==> flow/design.v <==
module chipmunk
	#(parameter addrSize = 12)
	(input clk,
	 input reset,
	 input [addrSize-1:0] startPC,
	 input [7:0] dataBus,
	 output [7:0] dataBusWrite,
	 output reg [addrSize-1:0] addrBus,
	 output weMem,
	 output done);
	reg [7:0] aReg;               
	reg [7:0] xReg;               
	reg [7:0] yReg;               
	reg [5:0] spReg;              
	reg [addrSize-1:0] pcReg;     
	reg [addrSize-1:0] pcRegAlt;  
	reg [addrSize-1:0] eaReg;     
	reg [7:0] dataReg;            
	wire [7:0] dataRegPlus = dataReg+1;  
	reg cFlagReg, zFlagReg, nFlagReg;
	reg [5:0] opcode;             
	reg [1:0] parameter_size;     
	reg [3:0] state;              
	reg finished;                 
	reg [7:0] dataBusOutput;        
	reg [3:0] nextState;            
	wire [7:0] addSubResult;        
	wire addSubCarryOut;
	wire [7:0] shifterResult;       
	wire shifterCarry;
	wire [7:0] bitOperationResult;  
	wire OpLoadA         = opcode[5:1] == 5'b00000;
	wire OpLoadX         = opcode[5:1] == 5'b00001;
	wire OpLoadY         = opcode[5:1] == 5'b00010;
	wire OpIncDecMem     = opcode[5:2] == 4'b0111 && opcode[0];
	wire OpRolRorMem     = (opcode == 6'b011001 || opcode == 6'b011011);
	wire OpIncDec        = opcode[5:1] == 5'b10101;
	wire OpInxDex        = opcode[5:1] == 5'b10110;
	wire OpInyDey        = opcode[5:1] == 5'b10111;
	wire OpSta           = opcode == 6'b100001;
	wire OpStx           = opcode == 6'b100011;
	wire OpSty           = opcode == 6'b100101;
	wire OpLdaY          = opcode == 6'b101000;
	wire OpStaY          = opcode == 6'b101001;
	wire OpIndexY        = opcode[5:1] == 5'b10100;  
	wire OpSetCarryFlag  = opcode[5:1] == 5'b00011;
	wire OpUseAdder      = opcode[5:3] == 3'b001;
	wire OpUseBitOp      = opcode[5:2] == 4'b0100;
	wire OpUseShifter    = opcode[5:2] == 4'b0110;
	wire OpAdderUseCarry = opcode[5:2] == 4'b0011;
	wire OpCpx           = opcode[5:1] == 5'b01011;
	wire OpCpy           = opcode == 6'b011100;
	wire OpDoCompare     = opcode[5:2] == 4'b0101 || OpCpy;
	wire OpSubtractInstead = OpDoCompare ||                           
	                         (opcode[5:3] == 3'b001 && opcode[1]) ||  
	                         (opcode[5:3] == 3'b101 && opcode[0]);    
	wire aluUseX         = OpCpx || OpInxDex;
	wire aluUseY         = OpCpy || OpInyDey;
	reg OpReadMemory;  
	wire OpReadMemory2   = dataBus[2] && !dataBus[7] && dataBus[7:2] != 6'b000111;  
	wire OpBranch        = opcode[5:3] == 3'b111;  
	wire flagsMatch      = (!opcode[2] && (!opcode[1] || (opcode[0] == nFlagReg)))     
                        || (opcode[2]  && ((!opcode[1] && (opcode[0] == zFlagReg))     
                                         || (opcode[1] && (opcode[0] == cFlagReg))));  
	wire BranchTaken     = OpBranch && flagsMatch;
	always @(posedge clk) begin
		if (!reset)
			finished <= 0;
		else if(state == 4'b0000 && dataBus == 8'h83)  
			finished <= 1;
	end
	always @(posedge clk) begin
		if (!reset)
			state <= 4'b0000;
		else 
			state <= nextState; 
	end
	always @(posedge clk) begin
		if (state == 4'b0000) begin
			opcode <= dataBus[7:2];
			parameter_size <= dataBus[1:0];
			eaReg <= 0;    
			OpReadMemory <= OpReadMemory2;
			dataReg <= (dataBus[7:3] == 5'b10101 || dataBus[7:3] == 5'b10110 || dataBus[7:3] == 5'b10111);
		end else if(state == 4'b0001) begin  
			dataReg <= dataBus;
			eaReg[7:0] <= dataBus;
		end else if(state == 4'b0010 || state == 4'b1111)  
			eaReg[addrSize-1:8] <= dataBus;
		else if(state == 4'b0101)  
			dataReg <= dataBus + (OpIncDecMem ? (opcode[1] ? 8'hff : 8'h01): 0);
		else if (state == 4'b0011 || state == 4'b0100)  
			eaReg <= eaReg + ((state == 4'b0100) ? yReg : xReg);
		else if (state == 4'b0111)  
			eaReg <= {{8{dataReg[7]}}, dataReg[7:0]} + pcReg;
		else if (state == 4'b1110)  
			eaReg[7:0] <= dataBus;
	end
	always @(posedge clk) begin
		if (!reset)
			spReg <= 6'b111111;
		else if (state == 4'b1100 ||
		        (state == 4'b0000 &&
					((dataBus[7:5] == 3'b110 && dataBus[2])  
					|| (dataBus[7:2] == 6'b100111))  
				))
			spReg <= spReg + 1'b1;  
		else if (state == 4'b1000 || state == 4'b1010 || state == 4'b1011)
			spReg <= spReg - 1'b1;  
	end
	wire [7:0] aluLeft = aluUseX ? xReg : (aluUseY ? yReg : aReg);
	assign { addSubCarryOut, addSubResult } = 
		OpAdderUseCarry ? (OpSubtractInstead ?  
			aluLeft + {1'b0, ~dataReg[7:0]} + cFlagReg
			: aluLeft + dataReg + cFlagReg)
		: (OpSubtractInstead ?  
			aluLeft + {1'b0, ~dataReg[7:0]} + 1'b1  
			: aluLeft + dataReg);
	assign bitOperationResult = opcode[1] ? (aReg ^ dataReg) : ~(aReg | dataReg);
	wire [7:0] shifterLeft = opcode[0] ? dataReg : aReg;
	assign shifterResult = opcode[1] ?  
			(shifterLeft >> 1) | ((opcode[0] && cFlagReg) ? 8'b10000000 : 8'b00000000)  
			:(shifterLeft << 1) | ((opcode[0] && cFlagReg) ? 8'b00000001 : 8'b00000000);
	assign shifterCarry = opcode[1] ? shifterLeft[0] : shifterLeft[7];
	always @(posedge clk) begin
		if (state == 4'b0110) begin
			if (OpLoadA || OpLdaY)  
				aReg <= dataReg;
			else if (OpUseAdder || OpIncDec)  
				aReg <= addSubResult;
			else if (OpUseBitOp)  
				aReg <= bitOperationResult;
			else if (OpUseShifter && !opcode[0])  
				aReg <= shifterResult;
			else if (opcode == 6'b100100 || opcode == 6'b100110)  
				aReg <= xReg;
		end else if(state == 4'b1001 && opcode[2:1] == 2'b01)  
			aReg <= dataBus;
	end
	always @(posedge clk) begin
		if (state == 4'b0110) begin
			if (OpLoadX)  
				xReg <= dataReg;
			else if(OpInxDex)  
				xReg <= addSubResult;
			else if (opcode == 6'b100010 || opcode == 6'b100110)  
				xReg <= aReg;
		end else if(state == 4'b1001 && opcode[2:1] == 2'b10)  
			xReg <= dataBus;
	end
	always @(posedge clk) begin
		if (state == 4'b0110) begin
			if (OpLoadY)  
				yReg <= dataReg;
			else if(OpInyDey)  
				yReg <= addSubResult;
		end else if(state == 4'b1001 && opcode[2:1] == 2'b11)  
			yReg <= dataBus;
	end
	always @(posedge clk) begin
		if (state == 4'b0110) begin
			if (OpSetCarryFlag)  
				cFlagReg <= opcode[0];
			else if (OpUseAdder || OpDoCompare || OpIncDec || OpInxDex || OpInyDey) begin  
				nFlagReg <= addSubResult[7];
				zFlagReg <= (addSubResult == 8'b00000000) ? 1 : 0;
				if (OpUseAdder || OpDoCompare)  
					cFlagReg <= addSubCarryOut;
			end else if(OpUseBitOp) begin
				nFlagReg <= bitOperationResult[7];
				zFlagReg <= (bitOperationResult == 8'b00000000) ? 1 : 0;
			end else if(OpUseShifter) begin
				nFlagReg <= shifterResult[7];
				zFlagReg <= (shifterResult == 8'b00000000) ? 1 : 0;
				cFlagReg <= shifterCarry;
			end else if(OpLoadA || OpLoadX || OpLoadY || OpIncDecMem) begin
				nFlagReg <= dataReg[7];
				zFlagReg <= (dataReg == 8'b00000000) ? 1 : 0;
			end
		end else if(state == 4'b1001 && opcode[2:1] == 2'b00)
			{nFlagReg, zFlagReg, cFlagReg} <= dataBus[2:0];
	end
	always @(posedge clk) begin
		if (!reset)
			pcReg <= startPC; 
		else if(state == 4'b0000 || state == 4'b0001 || state == 4'b0010)
			pcReg <= pcReg + 1'b1;
		else if(state == 4'b0110 && BranchTaken) begin
			pcRegAlt <= pcReg;                  
			pcReg <= eaReg;
		end else if(state == 4'b1100) begin
			pcRegAlt[7:0] <= dataBus;           
		end else if(state == 4'b1101) begin
			pcReg <= {pcRegAlt[7:0], dataBus};  
		end
	end
	always @* begin
		case (state)
			4'b0101, 4'b0110:  
				addrBus <= eaReg;
			4'b1000, 4'b1001, 4'b1010, 4'b1011, 4'b1100, 4'b1101: 
				addrBus <= { {(addrSize-9){1'b0}}, 1'b1, 1'b1, 1'b1, spReg };  
			4'b0000, 4'b0001, 4'b0010:  
				addrBus <= pcReg;
			4'b1110:
				addrBus <= {{(addrSize-8){1'b0}}, dataReg};
			4'b1111:
				addrBus <= {{(addrSize-8){1'b0}}, dataRegPlus};
			default:
				addrBus <= {addrSize{1'b0}};
		endcase
	end
	always @* begin
		if (state == 4'b0110 && (OpSta || OpStaY))
			dataBusOutput <= aReg;
		else if (state == 4'b0110 && OpStx)
			dataBusOutput <= xReg;
		else if (state == 4'b0110 && OpSty)
			dataBusOutput <= yReg;
		else if (state == 4'b0110 && OpRolRorMem)  
			dataBusOutput <= shifterResult;
		else if (state == 4'b0110 && OpIncDecMem)  
			dataBusOutput <= dataReg;
		else if (state == 4'b1000)  
			dataBusOutput <= (opcode[2:1] == 2'b00) ? {1'b0, 1'b0, 1'b0, 1'b0, 1'b0, nFlagReg, zFlagReg, cFlagReg} :
			                 (opcode[2:1] == 2'b01) ? aReg :
			                 (opcode[2:1] == 2'b10) ? xReg :
			                 yReg;
		else if (state == 4'b1010)
			dataBusOutput <= pcRegAlt[7:0];
		else if (state == 4'b1011)
			dataBusOutput <= { {(16-addrSize){1'b0}}, pcRegAlt[addrSize-1:8] };
		else
			dataBusOutput <= 8'b00000000;
	end
	wire writeCycle =  ((state == 4'b0110 && (OpSta || OpStx || OpSty || OpStaY || OpIncDecMem || OpRolRorMem)) || state == 4'b1000 || state == 4'b1010 || state == 4'b1011);
	assign weMem = !writeCycle;  
	assign dataBusWrite = dataBusOutput;  
	assign done = finished;
	always @* begin		
		case (state)
			4'b0000:
				nextState = (dataBus[7:2] == 6'b100111) ? 4'b1100 :
					((dataBus[7:5] == 3'b110 && !dataBus[2]) ? 4'b1000 : 
					((dataBus[7:5] == 3'b110 && dataBus[2]) ? 4'b1001 :
					(dataBus[0] || dataBus[1]) ? 4'b0001 :
					(OpReadMemory2 ? 4'b0101 : 4'b0110)));
			4'b0001:
				nextState = parameter_size[1] ? 4'b0010 :   
				           (OpReadMemory ? 4'b0101 :     
				           (OpBranch ? 4'b0111 :          
				           (OpIndexY ? 4'b1110 :                 
				           4'b0110)));                         
			4'b0010:
				nextState = parameter_size[0] ? 4'b0011 :         
				(OpReadMemory ? 4'b0101 :                
				(OpIndexY ? 4'b0100 :                             
				4'b0110));
			4'b0011:
				nextState = OpReadMemory ? 4'b0101 : 4'b0110;
			4'b0101, 4'b0111:               
				nextState = 4'b0110;
			4'b0110:
				nextState = (BranchTaken && opcode[2:0] == 3'b001) ? 4'b1010 : 4'b0000;  
			4'b1011, 4'b1101, 4'b1001, 4'b1000:
				nextState = 4'b0000;
			4'b0100:
				nextState = OpLdaY ? 4'b0101 : 4'b0110;
			4'b1100:
				nextState = 4'b1101;
			4'b1010:
				nextState = 4'b1011;
			4'b1110:  
				nextState = 4'b1111;
			4'b1111:  
				nextState = 4'b0100;
		endcase
	end
endmodule
# Reports on chipmunk
# Module chipmunk before and after one edit of its RTL, step after step.
# "before" refers to lines of the RTL above, "after" to lines of the edited file.
# "delta": "after" minus "before" as printed here. "rel_change_pct": 100 x difference / "before".
# Cell names lack the library's common part.
# Not given: -
# design
design	chipmunk
clk_port	clk
lib	sky130hd
corner	tt_025C_1v80

# The edit
# Unified diff, file above to edited file.
# The edit is scripted: it alters the design's behaviour and was not made to optimise anything.
# begin of diff
@@ -25,5 +25,5 @@
 	reg [7:0] dataBusOutput;        
 	reg [3:0] nextState;            
-	wire [7:0] addSubResult;        
+	wire [8:0] addSubResult;        
 	wire addSubCarryOut;
 	wire [7:0] shifterResult;       
# end of diff

# Word level
# Yosys after proc, flatten, opt, wreduce and memory -nomap, before mapping. Memory bits, and registers merged into a memory's read port (data or address), are not among the register bits. Print and check cells are not counted. Equal cells are merged and count once.
# word_totals
item	before	after	delta	rel_change_pct
reg_bits	91	91	0	0.00
latchBits	0	0	0	-
ramBits	0	0	0	-
mem_bits_ro	0	0	0	-
clocked_rd_ports_x_width	0	0	0	-
mem_count	0	0	0	-
in_bits	22	22	0	0.00
output_inout_bits	22	22	0	0.00
word_cells	320	320	0	0.00
# classes
item	before	after	delta	rel_change_pct
addsub	12	12	0	0.00
multipliers	0	0	0	-
div	0	0	0	-
cmp	0	0	0	-
n_eq	70	70	0	0.00
n_shift	0	0	0	-
mux	106	106	0	0.00
n_logic	8	8	0	0.00
reduce_logical	106	106	0	0.00
# op_table
cell	before	after	delta	rel_change_pct
two-way mux 9 bit	3	0	-3	-100.00
two-way mux 10 bit	0	3	3	-
adder 9 x 1 -> 9 bit	2	0	-2	-100.00
adder 10 x 1 -> 10 bit	0	2	2	-
logical NOT 8 bit	4	3	-1	-25.00
adder 9 x 1 -> 9 bit (second input constant)	1	0	-1	-100.00
adder 9 x 1 -> 10 bit (second input constant)	0	1	1	-
logical NOT 9 bit	0	1	1	-
# Operator kinds equal on both sides are left out: 64.

# Longest topological paths
# Longest topological path by Yosys (ltp), each cell counted once; first at word level (registers and memories cut), then after technology mapping (sequential cells cut; the memories' decode and read muxes count).
# depth
item	before	after	delta	rel_change_pct
word_depth	13	13	0	0.00
abc_area	0	0	-	-
mapped_depth	23	22	-1	-4.35
ltp_nobuf	20	20	0	0.00

# After synthesis
# The flow's flattened synthesis, as Yosys stat reports it; memories are mapped. The netlist is that of the ABC_AREA named above (0 if unset); the other value can give another one.
# types
cell	before	after	delta	rel_change_pct
nor3_1	43	30	-13	-30.23
o211ai_1	12	24	12	100.00
nand4_1	5	15	10	200.00
o21ai_0	91	82	-9	-9.89
xor2_1	10	17	7	70.00
nand2_1	119	125	6	5.04
a31oi_1	8	14	6	75.00
o21ai_1	7	1	-6	-85.71
xnor2_1	49	44	-5	-10.20
nand3_1	34	39	5	14.71
mux2_2	28	33	5	17.86
o31ai_1	9	4	-5	-55.56
nor2_1	114	110	-4	-3.51
inv_1	57	61	4	7.02
nor2b_1	22	18	-4	-18.18
nand2b_1	14	10	-4	-28.57
nor4_1	12	8	-4	-33.33
o22ai_1	9	13	4	44.44
# Cell types equal on both sides are left out: 25.
# The list need not be complete.
# synth_totals
item	before	after	delta	rel_change_pct
cells	1280	1270	-10	-0.78
area_um2	10352.4	10321.1	-31.3	-0.30
sequential_area_um2	2742.6	2742.6	0.0	0.00
flip_flops	103	103	0	0.00
n_buf	90	93	3	3.33

# Path before layout
# Source: OpenSTA report_checks on the synthesized netlist (no wires, ideal clock, input and output delay 20% of the period each), path of least setup slack; recovery checks are left aside. Register names are those of the netlist, which keeps one name where synthesis merged equal registers.
# synth_timing
item	before	after	delta	rel_change_pct
path_kind	flip-flop to flip-flop	flip-flop to flip-flop	-	-
startpoint	reg opcode[1]	reg opcode[1]	-	-
endpoint	reg nFlagReg	reg aReg[7]	-	-
clock_period_ps	5000	5000	0	0.00
setup_time_ps	180	266	86	-
t_first_pin_ps	0	0	0	-
t_arrival_ps	4747	4584	-163	-3.43
required_time_ps	4820	4734	-86	-1.78
setup_slack_ps	72	150	78	-
delay_ps	4927	4850	-77	-1.56
stages	20	20	0	0.00
path_buffers	4	3	-1	-25.00
period_less_setup_slack_ps	4928	4850	-78	-1.58
# "delay_ps" is the arrival time less input delay plus setup time.
# "stages" counts driving pins, that of a launching flip-flop among them; a cell with two outputs on the path counts twice.
# "period_less_setup_slack_ps" = period - worst setup slack (recovery checks aside). The figure is calculated, with input and output delays left at 20% of the set period.
# The rows between start and end are the longest chain of elaborated cells between them; the timing report does not say that the signal goes this way. Where chains are equally long, one stands for them.
# A line is the first line of the expression or statement that the cell stems from. Yosys adds cells for indexed reads and writes and turns some case tables into memories.
# A register here has more assigning lines than the two given.
# before: Ways into the end's enable are left out, as the timed path ends at the data pin.
# synth_via_before
path_cell_list	edfxtp_1 buf_2 buf_2 buf_2 o31ai_1 and3_1 clkbuf_1 mux2i_1 o21ai_0 ha_1 fa_1 xor2_2 o2111ai_1 or4_4 o31a_1 nor3_1 o21ba_1 or2_1 mux2_1 o311ai_1
elab_chain_len	11
cone_cells	43
cone_classes	5 x add/sub; 8 x eq/ne; 14 x mux; 16 x reduce/logical
# synth_rtl_before
item	line	rtl
start, declared	21	reg [5:0] opcode;
start, assigned	80	opcode <= dataBus[7:2];
== test 6 x 5 -> 1 bit	52	wire OpCpy = opcode == 6'b011100;
logical OR 1 bit	58	wire aluUseY = OpCpy || OpInyDey;
two-way mux 8 bit (2 in a row)	111	wire [7:0] aluLeft = aluUseX ? xReg : (aluUseY ? yReg : aReg);
adder 8 x 8 -> 9 bit	117	aluLeft + {1'b0, ~dataReg[7:0]} + 1'b1
adder 9 x 1 -> 9 bit	117
two-way mux 9 bit	116	: (OpSubtractInstead ?
two-way mux 9 bit	113	OpAdderUseCarry ? (OpSubtractInstead ?
two-way mux 1 bit	164	else if (OpUseAdder || OpDoCompare || OpIncDec || OpInxDex || OpInyDey) begin
two-way mux 1 bit	162	if (OpSetCarryFlag)
two-way mux 1 bit	161	if (state == 4'b0110) begin
end, assigned	165	nFlagReg <= addSubResult[7];
end, assigned	170	nFlagReg <= bitOperationResult[7];
end, declared	20	reg cFlagReg, zFlagReg, nFlagReg;
# after: Ways into the end's enable are left out, as the timed path ends at the data pin.
# synth_via_after
path_cell_list	edfxtp_1 clkbuf_1 inv_1 clkbuf_1 o22ai_1 and3_1 clkbuf_1 mux2i_1 o21ai_0 ha_1 fa_1 a211oi_4 o21ai_0 a211o_1 or4_1 xnor2_1 o211ai_1 mux2i_4 a21oi_1 a31oi_1
elab_chain_len	11
cone_cells	39
cone_classes	5 x add/sub; 9 x eq/ne; 14 x mux; 11 x reduce/logical
# synth_rtl_after
item	line	rtl
start, declared	21	reg [5:0] opcode;
start, assigned	80	opcode <= dataBus[7:2];
== test 6 x 5 -> 1 bit	52	wire OpCpy = opcode == 6'b011100;
logical OR 1 bit	58	wire aluUseY = OpCpy || OpInyDey;
two-way mux 8 bit (2 in a row)	111	wire [7:0] aluLeft = aluUseX ? xReg : (aluUseY ? yReg : aReg);
adder 8 x 8 -> 9 bit	117	aluLeft + {1'b0, ~dataReg[7:0]} + 1'b1
adder 9 x 1 -> 10 bit	117
two-way mux 10 bit	116	: (OpSubtractInstead ?
two-way mux 10 bit	113	OpAdderUseCarry ? (OpSubtractInstead ?
two-way mux 8 bit	129	else if (OpUseAdder || OpIncDec)
two-way mux 8 bit	127	if (OpLoadA || OpLdaY)
two-way mux 8 bit	126	if (state == 4'b0110) begin
end, assigned	128	aReg <= dataReg;
end, assigned	130	aReg <= addSubResult;
end, declared	11	reg [7:0] aReg;

# Timing after layout
# Path of least setup slack in the final report of the runs of set A (OpenROAD, finished layout, wires in). Where an end is a register, its clock arrival counts in the times.
# The path's times are printed in steps of 10 ps; the period is the one set.
# layout_timing
item	before	after	delta	rel_change_pct
path_kind	flip-flop to flip-flop	flip-flop to flip-flop	-	-
startpoint	reg opcode[5]	reg opcode[1]	-	-
endpoint	reg nFlagReg	reg nFlagReg	-	-
clock_period_ps	5000	5000	0	0.00
setup_time_ps	180	250	70	-
t_first_pin_ps	350	360	10	2.86
t_arrival_ps	4780	4830	50	1.05
required_time_ps	5180	5100	-80	-1.54
setup_slack_ps	400	270	-130	-
stages	17	17	0	0.00
path_buffers	0	0	0	-
# The rows between start and end are the longest chain of elaborated cells between them; the timing report does not say that the signal goes this way. Where chains are equally long, one stands for them.
# A register here has more assigning lines than the two given.
# before: Ways into the end's enable are left out, as the timed path ends at the data pin.
# layout_via_before
path_cell_list	edfxtp_1 nand2b_1 o31ai_1 and3_2 mux2i_1 o21ai_0 ha_1 fa_1 a211oi_4 o21bai_1 a21o_1 a2111oi_2 nand4b_1 mux2i_1 or2_1 mux2_1 o311ai_1
elab_chain_len	11
cone_cells	47
cone_classes	5 x add/sub; 15 x eq/ne; 11 x mux; 16 x reduce/logical
# layout_rtl_before
item	line	rtl
start, declared	21	reg [5:0] opcode;
start, assigned	80	opcode <= dataBus[7:2];
== test 6 x 5 -> 1 bit	52	wire OpCpy = opcode == 6'b011100;
logical OR 1 bit	58	wire aluUseY = OpCpy || OpInyDey;
two-way mux 8 bit (2 in a row)	111	wire [7:0] aluLeft = aluUseX ? xReg : (aluUseY ? yReg : aReg);
adder 8 x 8 -> 9 bit	117	aluLeft + {1'b0, ~dataReg[7:0]} + 1'b1
adder 9 x 1 -> 9 bit	117
two-way mux 9 bit	116	: (OpSubtractInstead ?
two-way mux 9 bit	113	OpAdderUseCarry ? (OpSubtractInstead ?
two-way mux 1 bit	164	else if (OpUseAdder || OpDoCompare || OpIncDec || OpInxDex || OpInyDey) begin
two-way mux 1 bit	162	if (OpSetCarryFlag)
two-way mux 1 bit	161	if (state == 4'b0110) begin
end, assigned	165	nFlagReg <= addSubResult[7];
end, assigned	170	nFlagReg <= bitOperationResult[7];
end, declared	20	reg cFlagReg, zFlagReg, nFlagReg;
# after: Ways into the end's enable are left out, as the timed path ends at the data pin.
# layout_via_after
path_cell_list	edfxtp_1 or2_2 o22ai_1 and3_1 mux2i_1 o21ai_1 ha_1 fa_1 a211oi_4 o21ai_0 a211o_1 or4_1 xnor2_1 o211ai_1 mux2i_4 o211ai_1 o21ai_1
elab_chain_len	11
cone_cells	43
cone_classes	5 x add/sub; 8 x eq/ne; 14 x mux; 16 x reduce/logical
# layout_rtl_after
item	line	rtl
start, declared	21	reg [5:0] opcode;
start, assigned	80	opcode <= dataBus[7:2];
== test 6 x 5 -> 1 bit	52	wire OpCpy = opcode == 6'b011100;
logical OR 1 bit	58	wire aluUseY = OpCpy || OpInyDey;
two-way mux 8 bit (2 in a row)	111	wire [7:0] aluLeft = aluUseX ? xReg : (aluUseY ? yReg : aReg);
adder 8 x 8 -> 9 bit	117	aluLeft + {1'b0, ~dataReg[7:0]} + 1'b1
adder 9 x 1 -> 10 bit	117
two-way mux 10 bit	116	: (OpSubtractInstead ?
two-way mux 10 bit	113	OpAdderUseCarry ? (OpSubtractInstead ?
two-way mux 1 bit	164	else if (OpUseAdder || OpDoCompare || OpIncDec || OpInxDex || OpInyDey) begin
two-way mux 1 bit	162	if (OpSetCarryFlag)
two-way mux 1 bit	161	if (state == 4'b0110) begin
end, assigned	165	nFlagReg <= addSubResult[7];
end, assigned	170	nFlagReg <= bitOperationResult[7];
end, declared	20	reg cFlagReg, zFlagReg, nFlagReg;

# Flow runs
# Both versions went through the flow (Yosys, OpenROAD) with the same settings in each pair. Constraints: input delay and output delay 20% of the set period each, output load 0.01 pF.
# flow_settings_set_A
CORE_UTILIZATION	40
period_ns	5.0
CAP_MARGIN	20
CORE_MARGIN	2
SLEW_MARGIN	20
# results_set_A
item	before	after	delta	rel_change_pct
yosys_chip_area_um2	10352.4	10321.1	-31.3	-0.30
final_die_area_um2	27183.8	27103.0	-80.8	-0.30
stdcell_area_um2	11644.9	11444.7	-200.2	-1.72
final_util_pct	46.0	45.3	-0.7	-
setup_worst_slack_ps	401	271	-130	-
tns_ps	0	0	0	-
timing.hold.ws_ps	507	479	-28	-
totalPower_uw	3218	3039	-179	-5.56
achievedPeriod_ps	4599	4729	130	2.83
# flow_settings_set_B
ABC_AREA	1
CORE_MARGIN	7
CORE_UTILIZATION	48
GPL_ROUTABILITY_DRIVEN	1
MIN_ROUTING_LAYER	met1
PLACE_DENSITY_LB_ADDON	0.18
SETUP_SLACK_MARGIN	-0.0
SLEW_MARGIN	10
period_ns	5.75
CAP_MARGIN	20
# results_set_B
item	before	after	delta	rel_change_pct
yosys_chip_area_um2	9997.1	10049.6	52.5	0.53
final_die_area_um2	25063.6	25184.1	120.5	0.48
stdcell_area_um2	11006.8	11051.8	45.0	0.41
final_util_pct	54.2	54.3	0.1	-
setup_worst_slack_ps	879	774	-105	-
tns_ps	0	0	0	-
timing.hold.ws_ps	456	464	8	-
totalPower_uw	2697	2748	51	1.89
achievedPeriod_ps	4871	4976	105	2.16
# "achievedPeriod_ps": clock period set for the run, less the worst setup slack. It is reckoned from that one timing run; input and output delays stay at 20% of the period that was set.
# "totalPower_uw": no workload was simulated; the value follows from the tool's default switching activity.
